==> flow/design.v <==
module mux2(
    input           sel         ,
    input   [31:0]  data0_in    ,
    input   [31:0]  data1_in    ,
    output  [31:0]  data_out    
);
assign  data_out = (sel == 1'b1) ? data1_in : data0_in;  
endmodule
module mux3(
    input           [1:0]   sel         ,
    input           [31:0]  data0_in    ,
    input           [31:0]  data1_in    ,
    input           [31:0]  data2_in    ,
    output  reg     [31:0]  data_out    
);
always @(*)begin
    case(sel)
        2'b00 : data_out = data0_in;
        2'b01 : data_out = data1_in;
        2'b10 : data_out = data2_in;
        default : data_out = 32'd0;
    endcase
end
endmodule
module alu_add(
    input           [31:0]  data0       ,
    input           [31:0]  data1       ,
    output          [31:0]  ALU_result  
);
assign  ALU_result = data0 + data1;
endmodule
module  alu_ctrl(
    input           [3:0]   data_in     ,
    input           [1:0]   ALUOp       ,
    output  reg     [4:0]   ALU_ctl     
);
localparam  ALU_ADD     = 4'b0000   ; 
localparam  ALU_SUB     = 4'b1000   ; 
localparam  ALU_SLL     = 4'b0001   ; 
localparam  ALU_SLT     = 4'b0010   ; 
localparam  ALU_SLTU    = 4'b0011   ; 
localparam  ALU_XOR     = 4'b0100   ; 
localparam  ALU_SRL     = 4'b0101   ; 
localparam  ALU_SRA     = 4'b1101   ; 
localparam  ALU_OR      = 4'b0110   ; 
localparam  ALU_AND     = 4'b0111   ; 
localparam  R_ADD       = 5'b00000  ; 
localparam  R_SUB       = 5'b01000  ; 
localparam  R_SLL       = 5'b00001  ; 
localparam  R_SLT       = 5'b00010  ; 
localparam  R_SLTU      = 5'b00011  ; 
localparam  R_XOR       = 5'b00100  ; 
localparam  R_SRL       = 5'b00101  ; 
localparam  R_SRA       = 5'b01101  ; 
localparam  R_OR        = 5'b00110  ; 
localparam  R_AND       = 5'b00111  ; 
localparam  I_ADD       = 5'b10000  ; 
localparam  I_SUB       = 5'b11000  ; 
localparam  I_SLL       = 5'b10001  ; 
localparam  I_SLT       = 5'b10010  ; 
localparam  I_SLTU      = 5'b10011  ; 
localparam  I_XOR       = 5'b10100  ; 
localparam  I_SRL       = 5'b10101  ; 
localparam  I_SRA       = 5'b11101  ; 
localparam  I_OR        = 5'b10110  ; 
localparam  I_AND       = 5'b10111  ; 
always @(*) begin
    case(ALUOp)
        2'b00 : ALU_ctl = ALU_ADD;
        2'b01 : ALU_ctl = ALU_SUB;
        2'b10 : begin
                    if      (data_in == ALU_ADD ) ALU_ctl = R_ADD ;
                    else if (data_in == ALU_SUB ) ALU_ctl = R_SUB ;
                    else if (data_in == ALU_SLL ) ALU_ctl = R_SLL ;
                    else if (data_in == ALU_SLT ) ALU_ctl = R_SLT ;
                    else if (data_in == ALU_SLTU) ALU_ctl = R_SLTU;
                    else if (data_in == ALU_XOR ) ALU_ctl = R_XOR ;
                    else if (data_in == ALU_SRL ) ALU_ctl = R_SRL ;
                    else if (data_in == ALU_SRA ) ALU_ctl = R_SRA ;
                    else if (data_in == ALU_OR  ) ALU_ctl = R_OR  ;
                    else if (data_in == ALU_AND ) ALU_ctl = R_AND ;
                    else ALU_ctl = 4'd0;
        end
        2'b11 : begin
                    if      (data_in == ALU_ADD ) ALU_ctl = I_ADD ;
                    else if (data_in == ALU_SLL ) ALU_ctl = I_SLL ;
                    else if (data_in == ALU_SLT ) ALU_ctl = I_SLT ;
                    else if (data_in == ALU_SLTU) ALU_ctl = I_SLTU;
                    else if (data_in == ALU_XOR ) ALU_ctl = I_XOR ;
                    else if (data_in == ALU_SRL ) ALU_ctl = I_SRL ;
                    else if (data_in == ALU_SRA ) ALU_ctl = I_SRA ;
                    else if (data_in == ALU_OR  ) ALU_ctl = I_OR  ;
                    else if (data_in == ALU_AND ) ALU_ctl = I_AND ;
                    else ALU_ctl = 4'd0;
        end
        default : ALU_ctl = 4'd0;
    endcase
end
endmodule
module alu_ex(
    input           [4:0]    alu_ctl    ,
    input           [31:0]  data0       ,
    input           [31:0]  data1       ,
    input           [4:0]   shamt       ,
    output  reg     [31:0]  ALU_result  ,
    output                  Zero        
);
localparam  ALU_ADD     = 4'b0000   ; 
localparam  ALU_SUB     = 4'b1000   ; 
localparam  ALU_SLL     = 4'b0001   ; 
localparam  ALU_SLT     = 4'b0010   ; 
localparam  ALU_SLTU    = 4'b0011   ; 
localparam  ALU_XOR     = 4'b0100   ; 
localparam  ALU_SRL     = 4'b0101   ; 
localparam  ALU_SRA     = 4'b1101   ; 
localparam  ALU_OR      = 4'b0110   ; 
localparam  ALU_AND     = 4'b0111   ; 
localparam  R_ADD       = 5'b00000  ; 
localparam  R_SUB       = 5'b01000  ; 
localparam  R_SLL       = 5'b00001  ; 
localparam  R_SLT       = 5'b00010  ; 
localparam  R_SLTU      = 5'b00011  ; 
localparam  R_XOR       = 5'b00100  ; 
localparam  R_SRL       = 5'b00101  ; 
localparam  R_SRA       = 5'b01101  ; 
localparam  R_OR        = 5'b00110  ; 
localparam  R_AND       = 5'b00111  ; 
localparam  I_ADD       = 5'b10000  ; 
localparam  I_SUB       = 5'b11000  ; 
localparam  I_SLL       = 5'b10001  ; 
localparam  I_SLT       = 5'b10010  ; 
localparam  I_SLTU      = 5'b10011  ; 
localparam  I_XOR       = 5'b10100  ; 
localparam  I_SRL       = 5'b10101  ; 
localparam  I_SRA       = 5'b11101  ; 
localparam  I_OR        = 5'b10110  ; 
localparam  I_AND       = 5'b10111  ; 
wire    con_flag = (data0[31] == data1[31]) ? 1'b1 : 1'b0;
always @(*)begin
    case(alu_ctl)
        R_ADD, I_ADD : ALU_result = data0 + data1;
        R_SUB, I_SUB : ALU_result = data0 - data1;
        R_SLL : ALU_result = data0 << data1[4:0];
        I_SLL : ALU_result = data0 << shamt;
        R_SLT, I_SLT : begin
                    if(con_flag == 1'b1) begin
                        if(data0[30:0] < data1[30:0])
                            ALU_result = 32'd1;
                        else
                            ALU_result = 32'd0;
                    end
                    else begin
                        if(data0[31] == 1'b1)
                            ALU_result = 32'd1;
                        else
                            ALU_result = 32'd0;
                    end
                end
        R_SLTU, I_SLTU : begin 
                    if(data0[31:0] < data1[31:0])
                        ALU_result = 32'd1;
                    else
                        ALU_result = 32'd0;
                end
        R_XOR, I_XOR : ALU_result = data0 ^ data1;
        R_SRL : ALU_result = data0 >> data1[4:0];
        I_SRL : ALU_result = data0 >> shamt;
        R_SRA : ALU_result = ($signed(data0)) >> data1[4:0];
        I_SRA : ALU_result = ($signed(data0)) >> shamt;
        R_OR, I_OR : ALU_result = data0 | data1;
        R_AND, I_AND : ALU_result = data0 & data1;
    default : ALU_result = 32'd0;
    endcase
end
assign Zero = (ALU_result == 32'd0);
endmodule
module imm_gen(
    input       [31:0]      data_in     ,
    output  reg [31:0]      data_out    
);
localparam  I_TYPE  = 7'b0010011    ;
localparam  ID_TYPE = 7'b0000011    ;    
localparam  S_TYPE  = 7'b0100011    ;    
localparam  U_TYPE  = 7'b0110111    ;    
localparam  UA_TYPE = 7'b0010111    ;    
localparam  B_TYPE  = 7'b1100011    ;
localparam  J_TYPE  = 7'b1101111    ;    
localparam  JR_TYPE = 7'b1100111    ;    
wire    [6:0]   opcode  ;
assign opcode = data_in[6:0];
always  @(*) begin
    case (opcode)
        I_TYPE, ID_TYPE : data_out = {{20{data_in[31]}}, data_in[31:20] };
        S_TYPE          : data_out = {{20{data_in[31]}}, data_in[31:25], data_in[11:7]};
        U_TYPE, UA_TYPE : data_out = {data_in[31:12], 12'd0};
        B_TYPE          : data_out = {{19{data_in[31]}}, data_in[31], data_in[7], data_in[30:25], data_in[11:8], 1'b0};
        J_TYPE          : data_out = {{11{data_in[31]}}, data_in[31], data_in[19:12],  data_in[20], data_in[30:21], 1'b0};
        JR_TYPE         : data_out = {{20{data_in[31]}}, data_in[31:20] };
        default : data_out = 32'd0;
    endcase
end
endmodule
module  main_ctrl(
    input       [6:0]   instruct_op         ,
    input       [2:0]   instruct_func3      ,
    output  reg [1:0]   imm_add_data0_sel   ,
    output  reg [1:0]   rd_data_sel         ,
    output  reg         rd_addr_sel         ,
    output  reg         reg_wr_imm          ,
    output  reg         reg_wr_wb           ,
    output  reg         mem2reg_sel         ,
    output  reg [1:0]   exAlu_op            ,
    output  reg         mem_wr              ,
    output  reg         mem_rd              ,
    output  reg [2:0]   mem_op              ,
    output  reg         exAlu_data1_sel     
);
localparam      R_OP        = 7'b0110011    ;
localparam      LD_OP       = 7'b0000011    ;
localparam      I_OP        = 7'b0010011    ;
localparam      S_OP        = 7'b0100011    ;
localparam      B_OP        = 7'b1100011    ;
localparam      JAL_OP      = 7'b1101111    ;
localparam      JALR_OP     = 7'b1100111    ;
localparam      LUI_OP      = 7'b0110111    ;
localparam      AUIPC_OP    = 7'b0010111    ;
always @(instruct_op) begin
    case(instruct_op)
        R_OP :  begin
            reg_wr_imm        = 1'b0;
            imm_add_data0_sel = 2'b00;
            rd_data_sel       = 2'b00;
            rd_addr_sel       = 1'b0;
            reg_wr_wb         = 1'b1;
            mem2reg_sel       = 1'b1;
            exAlu_op          = 2'b10;
            mem_wr            = 1'b0;
            mem_rd            = 1'b0;
            exAlu_data1_sel   = 1'b0;
        end
        LD_OP : begin
            reg_wr_imm        = 1'b0;
            imm_add_data0_sel = 2'b00;
            rd_data_sel       = 2'b00;
            rd_addr_sel       = 1'b0;
            reg_wr_wb         = 1'b1;
            mem2reg_sel       = 1'b0;
            exAlu_op          = 2'b00;
            mem_wr            = 1'b0;
            mem_rd            = 1'b1;
            exAlu_data1_sel   = 1'b1;
        end
        I_OP : begin
            reg_wr_imm        = 1'b0;
            imm_add_data0_sel = 2'b00;
            rd_data_sel       = 2'b00;
            rd_addr_sel       = 1'b0;
            reg_wr_wb         = 1'b1;
            mem2reg_sel       = 1'b1;
            exAlu_op          = 2'b11;
            mem_wr            = 1'b0;
            mem_rd            = 1'b0;
            exAlu_data1_sel   = 1'b1;
        end
        S_OP : begin
            reg_wr_imm        = 1'b0;
            imm_add_data0_sel = 2'b00;
            rd_data_sel       = 2'b00;
            rd_addr_sel       = 1'b0;
            reg_wr_wb         = 1'b0;
            mem2reg_sel       = 1'b0;
            exAlu_op          = 2'b00;
            mem_wr            = 1'b1;
            mem_rd            = 1'b0;
            exAlu_data1_sel   = 1'b1;
        end
        B_OP : begin
            reg_wr_imm        = 1'b0;
            imm_add_data0_sel = 2'b00;
            rd_data_sel       = 2'b00;
            rd_addr_sel       = 1'b0;
            reg_wr_wb         = 1'b0;
            mem2reg_sel       = 1'b0;
            exAlu_op          = 2'b01;
            mem_wr            = 1'b0;
            mem_rd            = 1'b0;
            exAlu_data1_sel   = 1'b0;
        end
        JAL_OP : begin
            reg_wr_imm        = 1'b1;
            imm_add_data0_sel = 2'b00;
            rd_data_sel       = 2'b01;
            rd_addr_sel       = 1'b1;
            reg_wr_wb         = 1'b0;
            mem2reg_sel       = 1'b0;
            exAlu_op          = 2'b00;
            mem_wr            = 1'b0;
            mem_rd            = 1'b0;
            exAlu_data1_sel   = 1'b0;
        end
        JALR_OP : begin
            reg_wr_imm        = 1'b1;
            imm_add_data0_sel = 2'b10;
            rd_data_sel       = 2'b10;
            rd_addr_sel       = 1'b1;
            reg_wr_wb         = 1'b0;
            mem2reg_sel       = 1'b0;
            exAlu_op          = 2'b00;
            mem_wr            = 1'b0;
            mem_rd            = 1'b0;
            exAlu_data1_sel   = 1'b0;
        end
        LUI_OP : begin
            reg_wr_imm        = 1'b1;
            imm_add_data0_sel = 2'b01;
            rd_data_sel       = 2'b10;
            rd_addr_sel       = 1'b1;
            reg_wr_wb         = 1'b0;
            mem2reg_sel       = 1'b0;
            exAlu_op          = 2'b00;
            mem_wr            = 1'b0;
            mem_rd            = 1'b0;
            exAlu_data1_sel   = 1'b0;
        end
        AUIPC_OP : begin
            reg_wr_imm        = 1'b1;
            imm_add_data0_sel = 2'b00;
            rd_data_sel       = 2'b10;
            rd_addr_sel       = 1'b1;
            reg_wr_wb         = 1'b0;
            mem2reg_sel       = 1'b0;
            exAlu_op          = 2'b00;
            mem_wr            = 1'b0;
            mem_rd            = 1'b0;
            exAlu_data1_sel   = 1'b0;
        end
        default : begin
            reg_wr_imm        = 1'b0;
            imm_add_data0_sel = 2'b00;
            rd_data_sel       = 2'b00;
            rd_addr_sel       = 1'b0;
            reg_wr_wb         = 1'b0;
            mem2reg_sel       = 1'b0;
            exAlu_op          = 2'b00;
            mem_wr            = 1'b0;
            mem_rd            = 1'b0;
            exAlu_data1_sel   = 1'b0;
        end
    endcase
end
always @(*)begin
    case(instruct_op)
        LD_OP,S_OP : mem_op = instruct_func3;
        default : mem_op = 3'd0;
    endcase
end
endmodule
module hazard_detec(
    input   [31:0]  rs_reg1_rdata       ,
    input   [31:0]  rs_reg2_rdata       ,
    input   [31:0]  instruct_data_in    ,
    output  reg     ctrl_mux_sel        ,
    output  reg     if_flush            ,
    output  reg     pc_mux_sel          ,
    output  reg     pc_stop             
);
localparam      J_TYPE  = 7'b1101111    ;
localparam      B_TYPE  = 7'b1100011    ;
localparam      BEQ     = 3'b000        ;
localparam      BNE     = 3'b001        ;
localparam      BLT     = 3'b100        ;
localparam      BGE     = 3'b101        ;
localparam      BLTU    = 3'b110        ;
localparam      BGEU    = 3'b111        ;
always @(*)begin
    if(instruct_data_in[6:0] == B_TYPE)begin
        case(instruct_data_in[14:12])
            BEQ : if(rs_reg1_rdata == rs_reg2_rdata)    begin
                ctrl_mux_sel = 1'b1;
                if_flush     = 1'b1;
                pc_mux_sel   = 1'b1;
                pc_stop      = 1'b1; 
            end
            else begin
                ctrl_mux_sel = 1'b0;
                if_flush     = 1'b0;
                pc_mux_sel   = 1'b0;
                pc_stop      = 1'b0;
            end
            BNE : if(rs_reg1_rdata != rs_reg2_rdata)    begin
                ctrl_mux_sel = 1'b1;
                if_flush     = 1'b1;
                pc_mux_sel   = 1'b1;
                pc_stop      = 1'b1;
            end
            else begin
                ctrl_mux_sel = 1'b0;
                if_flush     = 1'b0;
                pc_mux_sel   = 1'b0;
                pc_stop      = 1'b0;
            end
            BLT : if(rs_reg1_rdata < rs_reg2_rdata)    begin
                ctrl_mux_sel = 1'b1;
                if_flush     = 1'b1;
                pc_mux_sel   = 1'b1;
                pc_stop      = 1'b1;
            end
            else begin
                ctrl_mux_sel = 1'b0;
                if_flush     = 1'b0;
                pc_mux_sel   = 1'b0;
                pc_stop      = 1'b0;
            end
            BGE : if(rs_reg1_rdata > rs_reg2_rdata)    begin
                ctrl_mux_sel = 1'b1;
                if_flush     = 1'b1;
                pc_mux_sel   = 1'b1;
                pc_stop      = 1'b1;
            end
            else begin
                ctrl_mux_sel = 1'b0;
                if_flush     = 1'b0;
                pc_mux_sel   = 1'b0;
                pc_stop      = 1'b0;
            end
            BLTU : if(rs_reg1_rdata < rs_reg2_rdata)    begin
                ctrl_mux_sel = 1'b1;
                if_flush     = 1'b1;
                pc_mux_sel   = 1'b1;
                pc_stop      = 1'b1;
            end
            else begin
                ctrl_mux_sel = 1'b0;
                if_flush     = 1'b0;
                pc_mux_sel   = 1'b0;
                pc_stop      = 1'b0;
            end
            BGEU : if(rs_reg1_rdata > rs_reg2_rdata)    begin
                ctrl_mux_sel = 1'b1;
                if_flush     = 1'b1;
                pc_mux_sel   = 1'b1;
                pc_stop      = 1'b1;
            end
            else begin
                ctrl_mux_sel = 1'b0;
                if_flush     = 1'b0;
                pc_mux_sel   = 1'b0;
                pc_stop      = 1'b0;
            end
            default :  begin
                ctrl_mux_sel = 1'b0;
                if_flush     = 1'b0;
                pc_mux_sel   = 1'b0;
                pc_stop      = 1'b0;
            end
        endcase
    end
    else if(instruct_data_in[6:0] == J_TYPE ) begin
        ctrl_mux_sel = 1'b1;
        if_flush     = 1'b1;
        pc_mux_sel   = 1'b1;
        pc_stop      = 1'b1;
    end
    else begin
        ctrl_mux_sel = 1'b0;
        if_flush     = 1'b0;
        pc_mux_sel   = 1'b0;
        pc_stop      = 1'b0;
    end
end
endmodule
module forward_unit(
    input       [4:0]   rs_reg1_addr        ,
    input       [4:0]   rs_reg2_addr        ,
    input       [4:0]   id_ex_rs_reg1_addr  ,
    input       [4:0]   id_ex_rs_reg2_addr  ,
    input       [4:0]   ex_mem_wb_addr      ,
    input       [4:0]   mem_wb_addr         ,
    input       [31:0]  ex_mem_alu_result   ,
    input       [31:0]  mem_wb_alu_result   ,
    input               ex_mem_reg_wr       ,
    input               mem_wb_reg_wr       ,
    input               ex_mem_mem_wr       ,
    output  reg [1:0]   forwardA            ,
    output  reg [1:0]   forwardB            ,
    output  reg         forwardC            ,
    output  reg [1:0]   forwardD            
);
always @(*)begin
    if(ex_mem_reg_wr == 1'b1 && ex_mem_wb_addr != 5'd0 && ex_mem_wb_addr == id_ex_rs_reg1_addr)
        forwardA = 2'b10;
    else if(mem_wb_reg_wr == 1'b1 && mem_wb_addr != 5'd0 && 
          !(ex_mem_reg_wr == 1'b1 && (ex_mem_wb_addr != 5'd0) && (ex_mem_wb_addr == id_ex_rs_reg1_addr)) && 
          (mem_wb_addr == id_ex_rs_reg1_addr))
        forwardA = 2'b01;
    else
        forwardA = 2'b00;
end
always @(*)begin
    if(ex_mem_reg_wr == 1'b1 && ex_mem_wb_addr != 5'd0 && ex_mem_wb_addr == id_ex_rs_reg2_addr)
        forwardB = 2'b10;
    else if(mem_wb_reg_wr == 1'b1 && mem_wb_addr != 5'd0 && 
          !(ex_mem_reg_wr == 1'b1 && (ex_mem_wb_addr != 5'd0) && (ex_mem_wb_addr == id_ex_rs_reg2_addr)) && 
          (mem_wb_addr == id_ex_rs_reg2_addr))
        forwardB = 2'b01;
    else
        forwardB = 2'b00;
end
always @(*)begin
    if(ex_mem_mem_wr == 1'b1 && ex_mem_alu_result != 32'b0 && (ex_mem_alu_result == mem_wb_alu_result))
        forwardC = 1'b1;
    else
        forwardC = 1'b0;
end
always @(*)begin
    if(mem_wb_reg_wr == 1'b1 && mem_wb_addr != 5'd0)
        if(mem_wb_addr == rs_reg1_addr)
            forwardD = 2'b01;
        else if(mem_wb_addr == rs_reg2_addr)
            forwardD = 2'b10;
        else
            forwardD = 2'b00;
    else
        forwardD = 2'b00;
end
endmodule
module regfile(
   input                    clk             ,
   input                    rst_n           ,
   input                    wr_reg_en       ,
   input            [4:0]   wr_reg_addr     ,
   input            [31:0]  wr_wdata        ,
   input            [1:0]   forwardD        ,
   input            [4:0]   rs_reg1_addr    ,
   input            [4:0]   rs_reg2_addr    ,
   output   reg     [31:0]  rs_reg1_rdata   ,
   output   reg     [31:0]  rs_reg2_rdata   
);
reg [31:0]  reg_bank    [0:31]  ;
always @(posedge clk or negedge rst_n)begin
    if(!rst_n) begin
        reg_bank[0] <= 32'd0;
        reg_bank[1] <= 32'd0;
        reg_bank[2] <= 32'd0;
        reg_bank[3] <= 32'd0;
        reg_bank[4] <= 32'd0;
        reg_bank[5] <= 32'd0;
        reg_bank[6] <= 32'd0;
        reg_bank[7] <= 32'd0;
        reg_bank[8] <= 32'd0;
        reg_bank[9] <= 32'd0;
        reg_bank[10] <= 32'd0;
        reg_bank[11] <= 32'd0;
        reg_bank[12] <= 32'd0;
        reg_bank[13] <= 32'd0;
        reg_bank[14] <= 32'd0;
        reg_bank[15] <= 32'd0;
        reg_bank[16] <= 32'd0;
        reg_bank[17] <= 32'd0;
        reg_bank[18] <= 32'd0;
        reg_bank[19] <= 32'd0;
        reg_bank[20] <= 32'd0;
        reg_bank[21] <= 32'd0;
        reg_bank[22] <= 32'd0;
        reg_bank[23] <= 32'd0;
        reg_bank[24] <= 32'd0;
        reg_bank[25] <= 32'd0;
        reg_bank[26] <= 32'd0;
        reg_bank[27] <= 32'd0;
        reg_bank[28] <= 32'd0;
        reg_bank[29] <= 32'd0;
        reg_bank[30] <= 32'd0;
        reg_bank[31] <= 32'd0;
    end
    else if (wr_reg_en == 1'b1)begin
        case(wr_reg_addr)
            5'd0 : reg_bank[0] <= wr_wdata;
            5'd1 : reg_bank[1] <= wr_wdata;
            5'd2 : reg_bank[2] <= wr_wdata;
            5'd3 : reg_bank[3] <= wr_wdata;
            5'd4 : reg_bank[4] <= wr_wdata;
            5'd5 : reg_bank[5] <= wr_wdata;
            5'd6 : reg_bank[6] <= wr_wdata;
            5'd7 : reg_bank[7] <= wr_wdata;
            5'd8 : reg_bank[8] <= wr_wdata;
            5'd9 : reg_bank[9] <= wr_wdata;
            5'd10 : reg_bank[10] <= wr_wdata;
            5'd11 : reg_bank[11] <= wr_wdata;
            5'd12 : reg_bank[12] <= wr_wdata;
            5'd13 : reg_bank[13] <= wr_wdata;
            5'd14 : reg_bank[14] <= wr_wdata;
            5'd15 : reg_bank[15] <= wr_wdata;
            5'd16 : reg_bank[16] <= wr_wdata;
            5'd17 : reg_bank[17] <= wr_wdata;
            5'd18 : reg_bank[18] <= wr_wdata;
            5'd19 : reg_bank[19] <= wr_wdata;
            5'd20 : reg_bank[20] <= wr_wdata;
            5'd21 : reg_bank[21] <= wr_wdata;
            5'd22 : reg_bank[22] <= wr_wdata;
            5'd23 : reg_bank[23] <= wr_wdata;
            5'd24 : reg_bank[24] <= wr_wdata;
            5'd25 : reg_bank[25] <= wr_wdata;
            5'd26 : reg_bank[26] <= wr_wdata;
            5'd27 : reg_bank[27] <= wr_wdata;
            5'd28 : reg_bank[28] <= wr_wdata;
            5'd29 : reg_bank[29] <= wr_wdata;
            5'd30 : reg_bank[30] <= wr_wdata;
            5'd31 : reg_bank[31] <= wr_wdata;
        endcase
    end
end
always @(posedge clk or negedge rst_n)begin
    if(!rst_n) begin
        rs_reg1_rdata <= 32'd0;
    end
    else if(forwardD == 2'd1)
        rs_reg1_rdata <= wr_wdata;
    else
        rs_reg1_rdata <= reg_bank[rs_reg1_addr];
end
always @(posedge clk or negedge rst_n)begin
    if(!rst_n) begin
        rs_reg2_rdata <= 32'd0;
    end
    else if(forwardD == 2'd2)
        rs_reg2_rdata <= wr_wdata;
    else
        rs_reg2_rdata <= reg_bank[rs_reg2_addr];
end
endmodule
module if_id(
    input               clk                     ,
    input               rstn                    ,
    input               if_flush                ,
    input       [31:0]  PC_line_in              ,
    input       [31:0]  instruct_data_line_in   ,
    output  reg [31:0]  PC_line_out             ,
    output      [31:0]  instruct_data_line_out      
);
always @(posedge clk or negedge rstn) begin
    if(!rstn)
        PC_line_out <= 32'd0;
    else if(if_flush == 1'b1)
        PC_line_out <= 32'd0;
    else
        PC_line_out <= PC_line_in;
end
assign  instruct_data_line_out = instruct_data_line_in;
endmodule
module id_ex(
    input               clk                         ,
    input               rstn                        ,
    input               reg_wr_line_in              ,
    input               mem2reg_sel_line_in         ,
    input               mem_wr_line_in              ,
    input               mem_rd_line_in              ,
    input       [2:0]   mem_op_line_in              ,
    input       [1:0]   exAlu_op_line_in            ,
    input               exAlu_data1_sel_line_in     ,
    input       [31:0]  reg1_data_line_in           ,
    input       [31:0]  reg2_data_line_in           ,
    input       [31:0]  imm_gen_data_line_in        ,
    input       [3:0]   instruct_alu_ctrl_line_in   ,
    input       [4:0]   reg_wb_addr_line_in         ,
    input       [4:0]   rs_reg1_addr_line_in        ,
    input       [4:0]   rs_reg2_addr_line_in        ,
    output  reg         reg_wr_line_out             ,
    output  reg         mem2reg_sel_line_out        ,
    output  reg         mem_wr_line_out             ,
    output  reg         mem_rd_line_out             ,
    output  reg [2:0]   mem_op_line_out             ,
    output  reg [1:0]   exAlu_op_line_out           ,
    output  reg         exAlu_data1_sel_line_out    ,
    output      [31:0]  reg1_data_line_out          ,
    output      [31:0]  reg2_data_line_out          ,
    output  reg [31:0]  imm_gen_data_line_out       ,
    output  reg [3:0]   instruct_alu_ctrl_line_out  ,
    output  reg [4:0]   reg_wb_addr_line_out        ,
    output  reg [4:0]   rs_reg1_addr_line_out       ,
    output  reg [4:0]   rs_reg2_addr_line_out
);
always @(posedge clk or negedge rstn) begin
    if(!rstn) begin
        reg_wr_line_out          <= 1'd0;
        mem2reg_sel_line_out     <= 1'd0;
        mem_wr_line_out          <= 1'd0;
        mem_rd_line_out          <= 1'd0;
        mem_op_line_out          <= 3'd0;
        exAlu_op_line_out        <= 2'd0;
        exAlu_data1_sel_line_out <= 1'd0;
    end
    else begin
        reg_wr_line_out         <= reg_wr_line_in         ;
        mem2reg_sel_line_out    <= mem2reg_sel_line_in    ;
        mem_wr_line_out         <= mem_wr_line_in         ;
        mem_rd_line_out         <= mem_rd_line_in         ;
        mem_op_line_out         <= mem_op_line_in         ;
        exAlu_op_line_out       <= exAlu_op_line_in       ;
        exAlu_data1_sel_line_out<= exAlu_data1_sel_line_in;
    end
end
assign reg1_data_line_out = reg1_data_line_in;
assign reg2_data_line_out = reg2_data_line_in;
always @(posedge clk or negedge rstn) begin
    if(!rstn)
        imm_gen_data_line_out <= 32'd0;
    else
        imm_gen_data_line_out <= imm_gen_data_line_in;
end
always @(posedge clk or negedge rstn) begin
    if(!rstn)
        instruct_alu_ctrl_line_out <= 4'd0;
    else
        instruct_alu_ctrl_line_out <= instruct_alu_ctrl_line_in;
end
always @(posedge clk or negedge rstn) begin
    if(!rstn)
        reg_wb_addr_line_out <= 5'd0;
    else
        reg_wb_addr_line_out <= reg_wb_addr_line_in;
end
always @(posedge clk or negedge rstn) begin
    if(!rstn) begin
       rs_reg1_addr_line_out <= 5'd0;
       rs_reg2_addr_line_out <= 5'd0;
    end
    else begin
       rs_reg1_addr_line_out <= rs_reg1_addr_line_in;
       rs_reg2_addr_line_out <= rs_reg2_addr_line_in;
    end
end
endmodule
module ex_mem(
    input               clk                         ,
    input               rstn                        ,
    input               reg_wr_line_in              ,
    input               mem2reg_sel_line_in         ,
    input               mem_wr_line_in              ,
    input               mem_rd_line_in              ,
    input       [2:0]   mem_op_line_in              ,
    input       [31:0]  alu_ex_result_line_in       ,
    input       [31:0]  reg2_data_line_in           ,
    input       [4:0]   reg_wb_addr_line_in         ,
    output  reg         reg_wr_line_out             ,
    output  reg         mem2reg_sel_line_out        ,
    output  reg         mem_wr_line_out             ,
    output  reg         mem_rd_line_out             ,
    output  reg [2:0]   mem_op_line_out             ,
    output  reg [31:0]  alu_ex_result_line_out      ,
    output  reg [31:0]  reg2_data_line_out          ,
    output  reg [4:0]   reg_wb_addr_line_out        
);
always @(posedge clk or negedge rstn) begin
    if(!rstn) begin
        reg_wr_line_out     <= 1'd0;
        mem2reg_sel_line_out<= 1'd0;
        mem_wr_line_out     <= 1'd0;
        mem_rd_line_out     <= 1'd0;
        mem_op_line_out     <= 3'd0;
    end
    else begin
        reg_wr_line_out     <= reg_wr_line_in     ;
        mem2reg_sel_line_out<= mem2reg_sel_line_in;
        mem_wr_line_out     <= mem_wr_line_in     ;
        mem_rd_line_out     <= mem_rd_line_in     ;
        mem_op_line_out     <= mem_op_line_in     ;
    end
end
always @(posedge clk or negedge rstn) begin
    if(!rstn) begin
        alu_ex_result_line_out  <= 32'd0;
    end
    else begin
        alu_ex_result_line_out  <= alu_ex_result_line_in;
    end
end
always @(posedge clk or negedge rstn) begin
    if(!rstn)
        reg2_data_line_out <= 32'd0;
    else
        reg2_data_line_out <= reg2_data_line_in;
end
always @(posedge clk or negedge rstn) begin
    if(!rstn)
        reg_wb_addr_line_out <= 5'd0;
    else
        reg_wb_addr_line_out <= reg_wb_addr_line_in;
end
endmodule
module mem_wb(
    input               clk                         ,
    input               rstn                        ,
    input               reg_wr_line_in              ,
    input               mem2reg_sel_line_in         ,
    input       [31:0]  ram_data_out_line_in        ,
    input       [31:0]  alu_ex_result_line_in       ,
    input       [4:0]   reg_wb_addr_line_in         ,
    output  reg         reg_wr_line_out             ,
    output  reg         mem2reg_sel_line_out        ,
    output  reg [31:0]  ram_data_out_line_out       ,
    output  reg [31:0]  alu_ex_result_line_out      ,
    output  reg [4:0]   reg_wb_addr_line_out        
);
always @(posedge clk or negedge rstn) begin
    if(!rstn) begin
        reg_wr_line_out     <= 1'd0;
        mem2reg_sel_line_out<= 1'd0;
    end
    else begin
        reg_wr_line_out     <= reg_wr_line_in     ;
        mem2reg_sel_line_out<= mem2reg_sel_line_in;
    end
end
always @(*) begin
        ram_data_out_line_out <= ram_data_out_line_in;
end
always @(posedge clk or negedge rstn) begin
    if(!rstn)
        alu_ex_result_line_out <= 31'd0;
    else
        alu_ex_result_line_out <= alu_ex_result_line_in;
end
always @(posedge clk or negedge rstn) begin
    if(!rstn)
        reg_wb_addr_line_out <= 5'd0;
    else
        reg_wb_addr_line_out <= reg_wb_addr_line_in;
end
endmodule
module wrap_iram(
    input                   sclk        ,
    input                   mem_wr      ,
    input                   mem_rd      ,
    input           [31:0]  addr        ,
    input           [31:0]  wdata       ,
    output          [31:0]  rdata       ,
    output                  sram_cs     ,
    output          [11:0]  sram_addr   ,
    input           [31:0]  sram_rdata  
);
wire            ram_cs      ;
wire    [3:0]   ram_we      ;
wire    [11:0]   ram_addr   ;
wire    [31:0]  ram_wdata   ;
wire    [31:0]  ram_rdata   ;
assign  ram_cs  = mem_wr | mem_rd;
assign  ram_addr= addr[13:2];
assign  ram_we  = 4'b0000   ;
assign  rdata   = ram_rdata ;
assign ram_wdata = 32'd0;
assign  sram_cs    = ram_cs    ;
assign  sram_addr  = ram_addr  ;
assign  ram_rdata  = sram_rdata;
endmodule
module wrap_dram(
    input                   sclk        ,
    input                   rstn        ,
    input                   mem_wr      ,
    input                   mem_rd      ,
    input           [2:0]   mem_op      ,
    input           [31:0]  addr        ,
    input           [31:0]  wdata       ,
    output  reg     [31:0]  rdata       ,
    output                  sram_cs     ,
    output          [3:0]   sram_we     ,
    output          [11:0]  sram_addr   ,
    output          [31:0]  sram_wdata  ,
    input           [31:0]  sram_rdata  
);
localparam  SB_TYPE = 3'b000    ;
localparam  SH_TYPE = 3'b001    ;
localparam  SW_TYPE = 3'b010    ;
localparam  LB_TYPE = 3'b000    ;
localparam  LH_TYPE = 3'b001    ;
localparam  LW_TYPE = 3'b010    ;
localparam  LBU_TYPE = 3'b100   ;
localparam  LHU_TYPE = 3'b101   ;
wire            ram_cs      ;
reg     [3:0]   ram_we      ;
wire    [11:0]   ram_addr    ;
reg     [31:0]  ram_wdata   ;
wire    [31:0]  ram_rdata   ;
assign  ram_cs = mem_wr || mem_rd;
assign  ram_addr = addr[13:2];
always @(*)begin
    if(mem_wr)
        case(mem_op)
            SB_TYPE : ram_we = 4'b0001 << addr[1:0];
            SH_TYPE : ram_we = 4'b0011 << addr[1:0];
            SW_TYPE : ram_we = 4'b1111;
            default : ram_we = 4'b0000;
        endcase
    else
        ram_we = 4'b0000;
end
always @(*)begin
        case(mem_op)
            SB_TYPE : begin
                if(addr[1:0] == 2'b00)
                    ram_wdata = {24'd0, wdata[7:0]};
                else if(addr[1:0] == 2'b01)
                    ram_wdata = {16'd0, wdata[7:0],8'd0};
                else if(addr[1:0] == 2'b10)
                    ram_wdata = {8'd0, wdata[7:0],16'd0};
                else if(addr[1:0] == 2'b11)
                    ram_wdata = {wdata[7:0],24'd0};
                else 
                    ram_wdata = 32'd0;
            end
            SH_TYPE : begin
                if(addr[1:0] == 2'b00)
                    ram_wdata = {16'd0, wdata[15:0]};
                else if(addr[1:0] == 2'b10)
                    ram_wdata = {wdata[15:0],16'd0};
                else 
                    ram_wdata = 32'd0;
            end
            SW_TYPE : ram_wdata = wdata;
            default : ram_wdata = 32'd0;
        endcase
end
reg     [2:0]   mem_op_r    ;
reg     [1:0]   addr_low2_r ;
always @(posedge sclk or negedge rstn) begin
    if(!rstn) begin
        mem_op_r <= 3'd0;
        addr_low2_r <= 2'b0;
    end
    else begin
        mem_op_r <= mem_op;
        addr_low2_r <= addr[1:0];        
    end
end
always @(*)begin
    case(mem_op_r)
        LB_TYPE : begin
            if(addr_low2_r == 2'b00)
                rdata = {{24{ram_rdata[7]}},ram_rdata[7:0]};
            else if(addr_low2_r == 2'b01)
                rdata = {{24{ram_rdata[15]}},ram_rdata[15:8]};
            else if(addr_low2_r == 2'b10)
                rdata = {{24{ram_rdata[23]}},ram_rdata[23:16]};
            else if(addr_low2_r == 2'b11)
                rdata = {{24{ram_rdata[31]}},ram_rdata[31:24]};
            else
                rdata = 32'd0;
        end
        LH_TYPE : begin
            if(addr_low2_r == 2'b00)
                rdata = {{16{ram_rdata[15]}},ram_rdata[15:0]};
            else if(addr_low2_r == 2'b10)
                rdata = {{16{ram_rdata[31]}},ram_rdata[31:16]};
            else
                rdata = 32'd0;
        end
        LW_TYPE : rdata = ram_rdata;
        LBU_TYPE : begin
            if(addr_low2_r == 2'b00)
                rdata = {24'd0,ram_rdata[7:0]};
            else if(addr_low2_r == 2'b01)
                rdata = {24'd0,ram_rdata[15:8]};
            else if(addr_low2_r == 2'b10)
                rdata = {24'd0,ram_rdata[23:16]};
            else if(addr_low2_r == 2'b11)
                rdata = {24'd0,ram_rdata[31:24]};
            else
                rdata = 32'd0;
        end
        LHU_TYPE : begin
            if(addr_low2_r == 2'b00)
                rdata = {16'd0,ram_rdata[15:0]};
            else if(addr_low2_r == 2'b10)
                rdata = {16'd0,ram_rdata[31:16]};
            else
                rdata = 32'd0;
        end
        default : rdata = 32'd0;
    endcase
end
assign  sram_cs    = ram_cs    ;
assign  sram_we    = ram_we    ;
assign  sram_addr  = ram_addr  ;
assign  sram_wdata = ram_wdata ;
assign  ram_rdata  = sram_rdata;
endmodule
module riscv_core(
    input           sys_clk         ,
    input           sys_rst_n       ,
    output  reg     led_test        ,
    output          iram_cs         ,
    output  [11:0]  iram_addr       ,
    input   [31:0]  iram_rdata      ,
    output          dram_cs         ,
    output  [3:0]   dram_we         ,
    output  [11:0]  dram_addr       ,
    output  [31:0]  dram_wdata      ,
    input   [31:0]  dram_rdata      
);
reg     [31:0]  PC                          ;
wire    [31:0]  alu_add4_data               ; 
wire    [31:0]  pc_mux_data                 ;
wire    [31:0]  alu_imm_data                ;
wire    [31:0]  instruct_data               ;
wire    [31:0]  PC_line2_out                ;
wire    [31:0]  instruct_data_line2_out     ;
wire    [6:0]   instruct_op                 ;
wire    [2:0]   instruct_func3              ;
wire            ctrl_mux_sel                ;
wire            if_flush                    ;
wire            pc_mux_sel                  ;
wire            pc_stop                     ;
wire    [1:0]   imm_add_data0_sel           ;
wire    [1:0]   rd_data_sel                 ;
wire            rd_addr_sel                 ;
wire            reg_wr_imm                  ;
wire            reg_wr_wb                   ;
wire            mem2reg_sel                 ;
wire    [1:0]   exAlu_op                    ;
wire            mem_wr                      ;
wire            mem_rd                      ;
wire    [2:0]   mem_op                      ;
wire            exAlu_data1_sel             ;
wire            ctrl_mux_reg_wr             ;
wire            ctrl_mux_mem2reg_sel        ;
wire    [1:0]   ctrl_mux_exAlu_op           ;
wire            ctrl_mux_mem_wr             ;
wire            ctrl_mux_mem_rd             ;
wire    [2:0]   ctrl_mux_mem_op             ;
wire            ctrl_mux_exAlu_data1_sel    ;
wire    [4:0]   rs_reg1_addr                ;  
wire    [4:0]   rs_reg2_addr                ;  
wire    [31:0]  rs_reg1_rdata               ;
wire    [31:0]  rs_reg2_rdata               ;
wire    [31:0]  rd_wdata_mux                ;
wire    [4:0]   rd_addr_mux                 ;
wire            reg_wr_mux                  ;
wire    [31:0]  imm_gen_data                ;
wire    [3:0]   instruct_alu_ctrl           ;
wire    [4:0]   instruct_reg_wb_addr        ;
wire            reg_wr_line3_out            ;
wire            mem2reg_sel_line3_out       ;
wire            mem_wr_line3_out            ;
wire            mem_rd_line3_out            ;
wire    [2:0]   mem_op_line3_out            ;
wire    [1:0]   exAlu_op_line3_out          ;
wire            exAlu_data1_sel_line3_out   ;
wire    [31:0]  reg1_data_line3_out         ;
wire    [31:0]  reg2_data_line3_out         ;
wire    [31:0]  imm_gen_data_line3_out      ;
wire    [3:0]   instruct_alu_ctrl_line3_out ;
wire    [4:0]   reg_wb_addr_line3_out       ;
wire    [4:0]   rs_reg1_addr_line3_out      ;
wire    [4:0]   rs_reg2_addr_line3_out      ;
wire    [31:0]  forwardA_mux_out            ;
wire    [31:0]  forwardB_mux_out            ;
wire    [31:0]  alu_data2_mux               ;
wire    [31:0]  alu_ex_result               ;
wire    [4:0]   ALU_ctl                     ;
wire            reg_wr_line4_out            ;
wire            mem2reg_sel_line4_out       ;
wire            mem_wr_line4_out            ;
wire            mem_rd_line4_out            ;
wire    [2:0]   mem_op_line4_out            ;
wire    [31:0]  alu_ex_result_line4_out     ;
wire    [31:0]  reg2_data_line4_out         ;
wire    [4:0]   reg_wb_addr_line4_out       ;
wire    [31:0]  ram_data_out                ;
wire            reg_wr_line5_out            ;
wire            mem2reg_sel_line5_out       ;
wire    [31:0]  ram_data_out_line5_out      ;
wire    [31:0]  alu_ex_result_line5_out     ;
wire    [4:0]   reg_wb_addr_line5_out       ;
wire    [31:0]  mem2reg_data_back           ;
wire            alu_ex_zero                 ;
wire    [1:0]   forwardA                    ;
wire    [1:0]   forwardB                    ;
wire            forwardC                    ;
wire    [1:0]   forwardD                    ;
always @(posedge sys_clk or negedge sys_rst_n) begin
    if(!sys_rst_n)
        led_test <= 1'b1  ;
    else if(PC == 32'h1000)
        led_test <= ~led_test  ;
end
mux2     u_mux_imm(
    .sel                        ( pc_mux_sel                    ),
    .data0_in                   ( alu_add4_data                 ),
    .data1_in                   ( alu_imm_data                  ),
    .data_out                   ( pc_mux_data                   )
);
always @(posedge sys_clk or negedge sys_rst_n) begin
    if(!sys_rst_n)
        PC <= 32'd0;
    else
        PC <= pc_mux_data;
end
alu_add     u_alu_add_4(
    .data0                      ( 32'd4                         ),
    .data1                      ( PC                            ),
    .ALU_result                 ( alu_add4_data                 )
);
wrap_iram   u_wrap_iram(
    .sclk                       ( sys_clk                       ),
    .mem_wr                     ( 1'b0                          ),
    .mem_rd                     ( !if_flush                     ),
    .addr                       ( PC                            ),
    .wdata                      ( 32'd0                         ),
    .rdata                      ( instruct_data                 ),
    .sram_cs                    ( iram_cs                       ),
    .sram_addr                  ( iram_addr                     ),
    .sram_rdata                 ( iram_rdata                    )
);
if_id       u_if_id(
    .clk                        ( sys_clk                       ),
    .rstn                       ( sys_rst_n                     ),
    .if_flush                   ( if_flush                      ),
    .PC_line_in                 ( PC                            ),
    .instruct_data_line_in      ( instruct_data                 ),
    .PC_line_out                ( PC_line2_out                  ),
    .instruct_data_line_out     ( instruct_data_line2_out       )    
);
wire    [31:0]  imm_add_mux_data    ;        
hazard_detec        u_hazard_detec(
    .rs_reg1_rdata              ( rs_reg1_rdata                 ),
    .rs_reg2_rdata              ( rs_reg2_rdata                 ),
    .instruct_data_in           ( instruct_data_line2_out       ),
    .ctrl_mux_sel               ( ctrl_mux_sel                  ),
    .if_flush                   ( if_flush                      ),
    .pc_mux_sel                 ( pc_mux_sel                    ),
    .pc_stop                    ( pc_stop                       )
);
mux3        u_mux_imm_add(
    .sel                        ( imm_add_data0_sel             ),
    .data0_in                   ( PC_line2_out                  ),
    .data1_in                   ( 32'd0                         ),
    .data2_in                   ( rs_reg1_rdata                 ),
    .data_out                   ( imm_add_mux_data              )
);
alu_add     u_alu_add_imm(
    .data0                      ( imm_add_mux_data              ),
    .data1                      ( imm_gen_data                  ),
    .ALU_result                 ( alu_imm_data                  )
);
assign  instruct_op = instruct_data_line2_out[6:0];
assign  instruct_func3 = instruct_data_line2_out[14:12];
main_ctrl    u_main_ctrl(
    .instruct_op                ( instruct_op                   ),
    .instruct_func3             ( instruct_func3                ),
    .imm_add_data0_sel          ( imm_add_data0_sel             ),
    .rd_data_sel                ( rd_data_sel                   ),
    .rd_addr_sel                ( rd_addr_sel                   ),
    .reg_wr_imm                 ( reg_wr_imm                    ),
    .reg_wr_wb                  ( reg_wr_wb                     ),
    .mem2reg_sel                ( mem2reg_sel                   ),
    .exAlu_op                   ( exAlu_op                      ),
    .mem_wr                     ( mem_wr                        ),
    .mem_rd                     ( mem_rd                        ),
    .mem_op                     ( mem_op                        ),
    .exAlu_data1_sel            ( exAlu_data1_sel               ) 
);
wire    [31:0]  ctrl_mux_data0_in   = {22'd0,reg_wr_wb, mem2reg_sel, exAlu_op, mem_wr, mem_rd, mem_op, exAlu_data1_sel};
wire    [31:0]  ctrl_mux_data_out   ;
mux2 u_crtl_mux(
    .sel                        ( ctrl_mux_sel                  ),
    .data0_in                   ( ctrl_mux_data0_in             ),
    .data1_in                   ( 32'd0                         ),
    .data_out                   ( ctrl_mux_data_out             )
);
assign ctrl_mux_reg_wr           = ctrl_mux_data_out[9]  ;
assign ctrl_mux_mem2reg_sel      = ctrl_mux_data_out[8]  ;
assign ctrl_mux_exAlu_op         = ctrl_mux_data_out[7:6];
assign ctrl_mux_mem_wr           = ctrl_mux_data_out[5]  ;
assign ctrl_mux_mem_rd           = ctrl_mux_data_out[4]  ;
assign ctrl_mux_mem_op           = ctrl_mux_data_out[3:1];
assign ctrl_mux_exAlu_data1_sel  = ctrl_mux_data_out[0]  ;
assign rs_reg1_addr = instruct_data_line2_out[19:15];
assign rs_reg2_addr = instruct_data_line2_out[24:20];
mux3     u_mux_rd_data(
    .sel                        ( rd_data_sel               ),
    .data0_in                   ( mem2reg_data_back         ),
    .data1_in                   ( PC                        ),
    .data2_in                   ( alu_imm_data              ),
    .data_out                   ( rd_wdata_mux              )
);
assign rd_addr_mux = rd_addr_sel ? instruct_reg_wb_addr : reg_wb_addr_line5_out;
assign  reg_wr_mux = reg_wr_imm || reg_wr_line5_out;
regfile     u_regfile(
   .clk                         ( sys_clk                       ),
   .rst_n                       ( sys_rst_n                     ),
   .wr_reg_en                   ( reg_wr_mux                    ),
   .wr_reg_addr                 ( rd_addr_mux                   ),
   .wr_wdata                    ( rd_wdata_mux                  ),
   .forwardD                    ( forwardD                      ),
   .rs_reg1_addr                ( rs_reg1_addr                  ),
   .rs_reg2_addr                ( rs_reg2_addr                  ),
   .rs_reg1_rdata               ( rs_reg1_rdata                 ),
   .rs_reg2_rdata               ( rs_reg2_rdata                 )
);
imm_gen     u_imm_gen(
    .data_in                    (instruct_data_line2_out        ),
    .data_out                   (imm_gen_data                   )
);
assign  instruct_alu_ctrl   = {instruct_data_line2_out[30], instruct_data_line2_out[14:12]};
assign  instruct_reg_wb_addr= instruct_data_line2_out[11:7];
id_ex       u_id_ex(
    .clk                        ( sys_clk                       ),
    .rstn                       ( sys_rst_n                     ),
    .reg_wr_line_in             ( ctrl_mux_reg_wr               ),
    .mem2reg_sel_line_in        ( ctrl_mux_mem2reg_sel          ),
    .mem_wr_line_in             ( ctrl_mux_mem_wr               ),
    .mem_rd_line_in             ( ctrl_mux_mem_rd               ),
    .mem_op_line_in             ( ctrl_mux_mem_op               ),
    .exAlu_op_line_in           ( ctrl_mux_exAlu_op             ),
    .exAlu_data1_sel_line_in    ( ctrl_mux_exAlu_data1_sel      ),
    .reg1_data_line_in          ( rs_reg1_rdata                 ),
    .reg2_data_line_in          ( rs_reg2_rdata                 ),
    .imm_gen_data_line_in       ( imm_gen_data                  ),
    .instruct_alu_ctrl_line_in  ( instruct_alu_ctrl             ),
    .reg_wb_addr_line_in        ( instruct_reg_wb_addr          ),
    .rs_reg1_addr_line_in       ( rs_reg1_addr                  ),
    .rs_reg2_addr_line_in       ( rs_reg2_addr                  ),
    .reg_wr_line_out            ( reg_wr_line3_out              ),
    .mem2reg_sel_line_out       ( mem2reg_sel_line3_out         ),
    .mem_wr_line_out            ( mem_wr_line3_out              ),
    .mem_rd_line_out            ( mem_rd_line3_out              ),
    .mem_op_line_out            ( mem_op_line3_out              ),
    .exAlu_op_line_out          ( exAlu_op_line3_out            ),
    .exAlu_data1_sel_line_out   ( exAlu_data1_sel_line3_out     ),
    .reg1_data_line_out         ( reg1_data_line3_out           ),
    .reg2_data_line_out         ( reg2_data_line3_out           ),
    .imm_gen_data_line_out      ( imm_gen_data_line3_out        ),
    .instruct_alu_ctrl_line_out ( instruct_alu_ctrl_line3_out   ),
    .reg_wb_addr_line_out       ( reg_wb_addr_line3_out         ),
    .rs_reg1_addr_line_out      ( rs_reg1_addr_line3_out        ),
    .rs_reg2_addr_line_out      ( rs_reg2_addr_line3_out        )
);
wire    [4:0]   shamt_data = rs_reg2_addr_line3_out ;
mux3    u_forwardA_mux(
    .sel                        ( forwardA                  ),
    .data0_in                   ( reg1_data_line3_out       ),
    .data1_in                   ( mem2reg_data_back         ),
    .data2_in                   ( alu_ex_result_line4_out   ),
    .data_out                   ( forwardA_mux_out          )
);
mux3    u_forwardB_mux(
    .sel                        ( forwardB                  ),
    .data0_in                   ( reg2_data_line3_out       ),
    .data1_in                   ( mem2reg_data_back         ),
    .data2_in                   ( alu_ex_result_line4_out   ),
    .data_out                   ( forwardB_mux_out          )
);
mux2     u_mux_alu_d2(
    .sel                        ( exAlu_data1_sel_line3_out ),
    .data0_in                   ( forwardB_mux_out          ),
    .data1_in                   ( imm_gen_data_line3_out    ),
    .data_out                   ( alu_data2_mux             )
);
alu_ctrl u_alu_ctrl(
    .data_in                    ( instruct_alu_ctrl_line3_out   ),
    .ALUOp                      ( exAlu_op_line3_out            ),
    .ALU_ctl                    ( ALU_ctl                       )
);
alu_ex     u_alu_ex(
    .alu_ctl                    ( ALU_ctl                   ),
    .data0                      ( forwardA_mux_out          ),
    .data1                      ( alu_data2_mux             ),
    .shamt                      ( shamt_data                ),
    .ALU_result                 ( alu_ex_result             ),
    .Zero                       ( alu_ex_zero               )
);
ex_mem      u_ex_mem(
    .clk                        ( sys_clk                   ),
    .rstn                       ( sys_rst_n                 ),
    .reg_wr_line_in             ( reg_wr_line3_out          ),
    .mem2reg_sel_line_in        ( mem2reg_sel_line3_out     ),
    .mem_wr_line_in             ( mem_wr_line3_out          ),
    .mem_rd_line_in             ( mem_rd_line3_out          ),
    .mem_op_line_in             ( mem_op_line3_out          ),
    .alu_ex_result_line_in      ( alu_ex_result             ),
    .reg2_data_line_in          ( reg2_data_line3_out       ),
    .reg_wb_addr_line_in        ( reg_wb_addr_line3_out     ),
    .reg_wr_line_out            ( reg_wr_line4_out          ),
    .mem2reg_sel_line_out       ( mem2reg_sel_line4_out     ),
    .mem_wr_line_out            ( mem_wr_line4_out          ),
    .mem_rd_line_out            ( mem_rd_line4_out          ),
    .mem_op_line_out            ( mem_op_line4_out          ),
    .alu_ex_result_line_out     ( alu_ex_result_line4_out   ),
    .reg2_data_line_out         ( reg2_data_line4_out       ),
    .reg_wb_addr_line_out       ( reg_wb_addr_line4_out     )
);
wire    [31:0]      dram_wdata_mux  ;
mux2     u_mux_dram_wdata(
    .sel                        ( forwardC                  ),
    .data0_in                   ( reg2_data_line4_out       ),
    .data1_in                   ( mem2reg_data_back         ),
    .data_out                   ( dram_wdata_mux            )
);
wrap_dram   u_wrap_dram(
    .sclk                       ( sys_clk                   ),
    .rstn                       ( sys_rst_n                 ),
    .mem_wr                     ( mem_wr_line4_out          ),
    .mem_rd                     ( mem_rd_line4_out          ),
    .mem_op                     ( mem_op_line4_out          ),
    .addr                       ( alu_ex_result_line4_out   ),
    .wdata                      ( dram_wdata_mux            ),
    .rdata                      ( ram_data_out              ),
    .sram_cs                    ( dram_cs                   ),
    .sram_we                    ( dram_we                   ),
    .sram_addr                  ( dram_addr                 ),
    .sram_wdata                 ( dram_wdata                ),
    .sram_rdata                 ( dram_rdata                )
);
mem_wb  u_mem_wb(
    .clk                        ( sys_clk                   ),
    .rstn                       ( sys_rst_n                 ),
    .reg_wr_line_in             ( reg_wr_line4_out          ),
    .mem2reg_sel_line_in        ( mem2reg_sel_line4_out     ),
    .ram_data_out_line_in       ( ram_data_out              ),
    .alu_ex_result_line_in      ( alu_ex_result_line4_out   ),
    .reg_wb_addr_line_in        ( reg_wb_addr_line4_out     ),
    .reg_wr_line_out            ( reg_wr_line5_out          ),
    .mem2reg_sel_line_out       ( mem2reg_sel_line5_out     ),
    .ram_data_out_line_out      ( ram_data_out_line5_out    ),
    .alu_ex_result_line_out     ( alu_ex_result_line5_out   ),
    .reg_wb_addr_line_out       ( reg_wb_addr_line5_out     )
);
mux2     u_mux_mem2reg(
    .sel                        ( mem2reg_sel_line5_out     ),
    .data0_in                   ( ram_data_out_line5_out    ),
    .data1_in                   ( alu_ex_result_line5_out   ),
    .data_out                   ( mem2reg_data_back         )
);
forward_unit    u_forward_unit(
    .rs_reg1_addr               ( rs_reg1_addr              ),
    .rs_reg2_addr               ( rs_reg2_addr              ),
    .id_ex_rs_reg1_addr         ( rs_reg1_addr_line3_out    ),
    .id_ex_rs_reg2_addr         ( rs_reg2_addr_line3_out    ),
    .ex_mem_wb_addr             ( reg_wb_addr_line4_out     ),
    .mem_wb_addr                ( reg_wb_addr_line5_out     ),
    .ex_mem_alu_result          ( alu_ex_result_line4_out   ),
    .mem_wb_alu_result          ( alu_ex_result_line5_out   ),
    .ex_mem_reg_wr              ( reg_wr_line4_out          ),
    .mem_wb_reg_wr              ( reg_wr_line5_out          ),
    .ex_mem_mem_wr              ( mem_wr_line4_out          ),
    .forwardA                   ( forwardA                  ),
    .forwardB                   ( forwardB                  ),
    .forwardC                   ( forwardC                  ),
    .forwardD                   ( forwardD                  )
);
endmodule
# Reports on riscv_core

What the tools print for riscv_core, step after step.
Lines are those of the file above, counted from 1.
Cell names lack the library's common part.
A cell with n/a has no value.

Design top: riscv_core
Clock input: sys_clk
Standard-cell library: sky130hd
Timing corner: tt_025C_1v80

# Elaborated design

Yosys after proc, flatten, opt, wreduce and memory -nomap, before mapping. Enables and synchronous resets that opt folds into registers are not counted as muxes. Print and check cells are not counted.

Bits in registers: 1,334
Bits in latches: 0
Memory bits (writable): 0
Memory bits (read-only): 0
Word width x clocked read ports: 0
Memory cells: 0
Bits of input ports: 66
Output and inout bits: 63
Cells after elaboration: 424

Add/subtract/negate cells: 4
$mul: 0
Divide/modulo/power cells: 0
Order comparisons: 4
Equal/unequal tests: 170
Shift operators: 8
Muxes and demuxes: 89
Bitwise gates (word level): 4
Reductions and logical operators: 82

Operator list:

| cell                                           | number |
| case mux 32 bit (select 32 bit)                | 2 |
| two-way mux 32 bit                             | 24 |
| case mux 32 bit (select 13 bit)                | 1 |
| case mux 32 bit (select 3 bit)                 | 4 |
| case mux 32 bit (select 5 bit)                 | 2 |
| equality test 5 bit with constant B            | 58 |
| equality test 5 x 4 -> 1 bit with constant B   | 26 |
| >> shifter 32 x 5 -> 32 bit                    | 4 |
| two-way mux 5 bit                              | 19 |
| equality test 5 x 3 -> 1 bit with constant B   | 16 |
| AND reduction 2 bit                            | 32 |
| adder 32 bit                                   | 2 |
| less-than comparator 32 bit                    | 2 |
| equality test 32 bit                           | 2 |
| left shift 32 x 5 -> 32 bit                    | 2 |
| case mux 32 bit (select 2 bit)                 | 1 |
| equality test 5 x 2 -> 1 bit with constant B   | 8 |
| adder 3 x 32 -> 32 bit with constant A         | 1 |
| equality test 32 x 13 -> 1 bit with constant B | 1 |
| subtractor 32 bit                              | 1 |
| greater-than comparator 32 bit                 | 1 |
| inequality test 32 bit                         | 1 |
| bitwise AND 32 bit                             | 1 |
| bitwise OR 32 bit                              | 1 |
| bitwise XOR 32 bit                             | 1 |
| nonzero test 32 bit                            | 1 |
| less-than comparator 31 bit                    | 1 |
| equality test 5 bit                            | 6 |

Not listed: further kinds 41, cells in them 140.

# Depth

Depth = most cells in a row (Yosys ltp): at word level without a register or memory, in the mapped netlist without a sequential cell, where the memories' decode and read muxes count.

Depth in word-level cells: 15
ABC_AREA: 0
Depth in mapped cells: 23

# Mapped cells and area

Source: synth_stat.txt of the flow (Yosys; design flattened, memories mapped). It holds for the ABC_AREA given above (unset counts as 0); a run with the other value may have another netlist.
The area totals of this step are shown rounded.

Cell types:

| cell type | number | area in all (µm²) |
| dfrtp_1   | 1,331  | 3.33E+04 |
| a21oi_1   | 1,024  | 5.12E+03 |
| nor2_1    | 1,134  | 4.26E+03 |
| a22o_1    | 377    | 3.3E+03 |
| a221oi_1  | 364    | 3.19E+03 |
| a22oi_1   | 376    | 2.82E+03 |
| clkbuf_1  | 668    | 2.51E+03 |
| o21ai_0   | 443    | 2.22E+03 |
| ha_1      | 163    | 2.04E+03 |
| mux2i_1   | 196    | 1.96E+03 |
| nand2_1   | 517    | 1.94E+03 |
| nand4_1   | 157    | 982.192 |
| nand3_1   | 138    | 690.662 |
| o32a_1    | 66     | 660.634 |
| xor2_1    | 75     | 656.88 |
| inv_1     | 169    | 634.358 |
| a21o_1    | 79     | 593.069 |
| mux2_2    | 52     | 585.562 |

Other cell types: 73; their cells: 870.

Mapped cells: 8,199
Chip area (Yosys): 74,000 µm²
Area of sequential cells: 33,000 µm²
Mapped flip-flops: 1,332
Buffer cells: 740

The figures by module come from a second, unflattened synthesis with its own total; it is not the netlist above.

Cells (unflattened synthesis): 8,177
Area (unflattened synthesis): 86,000 µm²

Rows give one instance, submodules left out.

By module:

| module       | times used | cells | area (µm²) |
| regfile      | 1          | 4,566 | 54,000 |
| alu_ex       | 1          | 1,619 | 10,000 |
| alu_add      | 2          | 241   | 1,700 |
| mux3         | 4          | 77    | 790 |
| mux2         | 5          | 36    | 540 |
| id_ex        | 1          | 125   | 2,000 |
| ex_mem       | 1          | 76    | 1,900 |
| wrap_dram    | 1          | 204   | 1,600 |
| if_id        | 1          | 99    | 1,300 |
| mem_wb       | 1          | 71    | 1,200 |
| riscv_core   | 1          | 54    | 990 |
| hazard_detec | 1          | 131   | 900 |
| forward_unit | 1          | 106   | 830 |
| imm_gen      | 1          | 68    | 480 |

Further modules, not shown: 3.

# Timing after synthesis

Source: OpenSTA report_checks on the synthesized netlist (no wires, ideal clock, input and output delay 20% of the period each), path of least setup slack; recovery checks are left aside. Register names are those of the netlist, which keeps one name where synthesis merged equal registers.

Path kind: in2reg
Start point: input iram_rdata[5]
End point: register u_regfile.reg_bank[0][30]
Clock period: 10,000 ps
External input delay: 2,000 ps
Setup time: 141 ps
Time at the first pin: 2,000 ps
Data arrival time: 6,560 ps
Data required time: 9,859 ps
Path slack: 3,299 ps
Path delay: 4,701 ps
Stages: 20
Period reached after synthesis: 6,701 ps

"path delay" = arrival - input delay + setup time.
"stages": output pins that drive a net of the path, with the launching flip-flop's if there is one; two outputs of one cell count as two.
"period reached after synthesis" is the clock period less the worst setup slack; recovery checks do not enter. This is arithmetic on one report: input and output delays are still those of the set period (20% each).

Cells stage by stage: clkbuf_1 -> nand3b_1 -> nor3_1 -> clkbuf_1 -> or2_2 -> clkbuf_1 -> a21o_1 -> ha_1 -> clkbuf_1 -> a21o_1 -> a21oi_1 -> o21ai_0 -> a311o_1 -> a211o_1 -> a31oi_1 -> o21ai_0 -> a31oi_1 -> mux2i_1 -> clkbuf_1 -> a31oi_1

RTL lines, path after synthesis:

| what            | line | text |
| start, declared | 992  | `input   [31:0]  iram_rdata      ,` |
| end, assigned   | 542  | `reg_bank[0] <= 32'd0;` |
| end, assigned   | 577  | `5'd0 : reg_bank[0] <= wr_wdata;` |
| end, declared   | 539  | `reg [31:0]  reg_bank    [0:31]  ;` |

Chain of elaborated cells between the ends: none given.
Nets of the timed path that keep an RTL name, with a line that drives or declares them; the list need not be complete.

Nets with RTL names, path after synthesis:

| net              | line | text |
| imm_gen_data[15] | 192  | `case (opcode)` |

# Worst path after layout

From the final timing report of flow run 1: the path of least setup slack in the routed layout; clock arrival at registers is part of the times.
The path's times are printed in steps of 10 ps; the period is the one set.

Path kind: in2reg
Start point: input dram_rdata[26]
End point: register u_ex_mem.alu_ex_result_line_out[31]
Clock period: 7,760 ps
External input delay: 1,550 ps
Setup time: 120 ps
Time at the first pin: 1,550 ps
Data arrival time: 7,010 ps
Data required time: 8,470 ps
Path slack: 1,460 ps
Stages: 18

Cells stage by stage: clkdlybuf4s50_1 -> mux2i_1 -> a32oi_1 -> a32o_2 -> mux2i_1 -> o21ai_0 -> buf_4 -> ha_1 -> inv_1 -> or3_1 -> a21boi_0 -> o21bai_1 -> o211ai_1 -> o21ai_0 -> a21oi_1 -> a41oi_2 -> mux2i_1 -> or4_1

RTL lines, path after layout:

| what            | line | text |
| start, declared | 997  | `input   [31:0]  dram_rdata` |
| end, assigned   | 771  | `alu_ex_result_line_out  <= 32'd0;` |
| end, assigned   | 774  | `alu_ex_result_line_out  <= alu_ex_result_line_in;` |
| end, declared   | 749  | `output  reg [31:0]  alu_ex_result_line_out      ,` |

Chain of elaborated cells between the ends: none given.

Subject: riscv_core on sky130hd, stored results

Hello all,

Measured results for riscv_core: 2 stored runs of the Yosys and OpenROAD flow on sky130hd. The settings differ; the order carries no meaning. The constraints put input and output delay at 20% of the set period each and load the outputs with 0.01 pF.
"period reached" = clock period - worst setup slack. The figure is calculated, with input and output delays left at 20% of the set period.
By "critical setup path time" is meant the share of the clock period that the worst setup path is allowed (20% is reserved at inputs, 20% at outputs), minus its slack. Clock arrival times at its registers enter into it.
By "overall power" is meant OpenSTA's value without simulated activity: inputs other than the clock are taken to toggle once in ten clock periods, and the tool carries that through the logic.
"critical setup path time" is known to 10 ps.
The results are shown rounded.

## Flow run 1

==> flow/run.sh <==
#!/bin/bash
# the make line also repeats the synthesis and layout settings of config.mk as NAME=value (left out here)
make -C /OpenROAD-flow-scripts/flow DESIGN_CONFIG=/design/flow/config.mk WORK_HOME=/design/flow/orfs CLKGATE_MAP_FILE= finish
==> flow/config.mk <==
export PLATFORM = sky130hd
export DESIGN_NAME = riscv_core
export DESIGN_NICKNAME = riscv_core
export VERILOG_FILES = /design/flow/design.v
export SDC_FILE = /design/flow/constraint.sdc
export NUM_CORES = 4
export LEC_CHECK = 0
export CAP_MARGIN = 20
export CELL_PAD_IN_SITES_DETAIL_PLACEMENT = 1
export CELL_PAD_IN_SITES_GLOBAL_PLACEMENT = 1
export CORE_MARGIN = 2
export CORE_UTILIZATION = 30
export GPL_ROUTABILITY_DRIVEN = 1
export PLACE_DENSITY = 0.45
export SETUP_SLACK_MARGIN = 1.44
export SLEW_MARGIN = 20
==> flow/constraint.sdc <==
create_clock -name core_clock -period 7.76 [get_ports {sys_clk}]
set_input_delay 1.5520 -clock core_clock [delete_from_list [all_inputs] [get_ports {sys_clk}]]
set_output_delay 1.5520 -clock core_clock [all_outputs]
set_load 0.01 [all_outputs]

| result of flow run 1 | value |
|---|---|
| critical setup path time | 4,750 ps |
| worst setup path type | in2reg |
| period reached | 6,300 ps |
| lowest hold slack | 320 ps |
| utilization in the final report | 36 % |
| standard-cell area of the final layout | 88,000 µm² |
| die outline area | 250,000 µm² |
| summed negative setup slack | 0 ps |
| synthesized cell area | 74,000 µm² |
| overall power | 22,000 µW |
| setup slack of the worst path | 1,500 ps |

## Flow run 2

==> flow/run.sh <==
#!/bin/bash
# the make line also repeats the synthesis and layout settings of config.mk as NAME=value (left out here)
make -C /OpenROAD-flow-scripts/flow DESIGN_CONFIG=/design/flow/config.mk WORK_HOME=/design/flow/orfs CLKGATE_MAP_FILE= finish
==> flow/config.mk <==
export PLATFORM = sky130hd
export DESIGN_NAME = riscv_core
export DESIGN_NICKNAME = riscv_core
export VERILOG_FILES = /design/flow/design.v
export SDC_FILE = /design/flow/constraint.sdc
export NUM_CORES = 4
export LEC_CHECK = 0
export CAP_MARGIN = 10
export CELL_PAD_IN_SITES_DETAIL_PLACEMENT = 1
export CELL_PAD_IN_SITES_GLOBAL_PLACEMENT = 1
export CORE_MARGIN = 2
export CORE_UTILIZATION = 40
export GPL_ROUTABILITY_DRIVEN = 1
export MIN_ROUTING_LAYER = met1
export SETUP_SLACK_MARGIN = 1.94
export SLEW_MARGIN = 20
export TNS_END_PERCENT = 15
==> flow/constraint.sdc <==
create_clock -name core_clock -period 9.87 [get_ports {sys_clk}]
set_input_delay 1.9740 -clock core_clock [delete_from_list [all_inputs] [get_ports {sys_clk}]]
set_output_delay 1.9740 -clock core_clock [all_outputs]
set_load 0.01 [all_outputs]

| result of flow run 2 | value |
|---|---|
| critical setup path time | 3,440 ps |
| worst setup path type | in2out |
| period reached | 7,390 ps |
| lowest hold slack | 340 ps |
| utilization in the final report | 46 % |
| standard-cell area of the final layout | 85,000 µm² |
| die outline area | 190,000 µm² |
| summed negative setup slack | 0 ps |
| synthesized cell area | 74,000 µm² |
| overall power | 17,000 µW |
| setup slack of the worst path | 2,500 ps |

Thanks
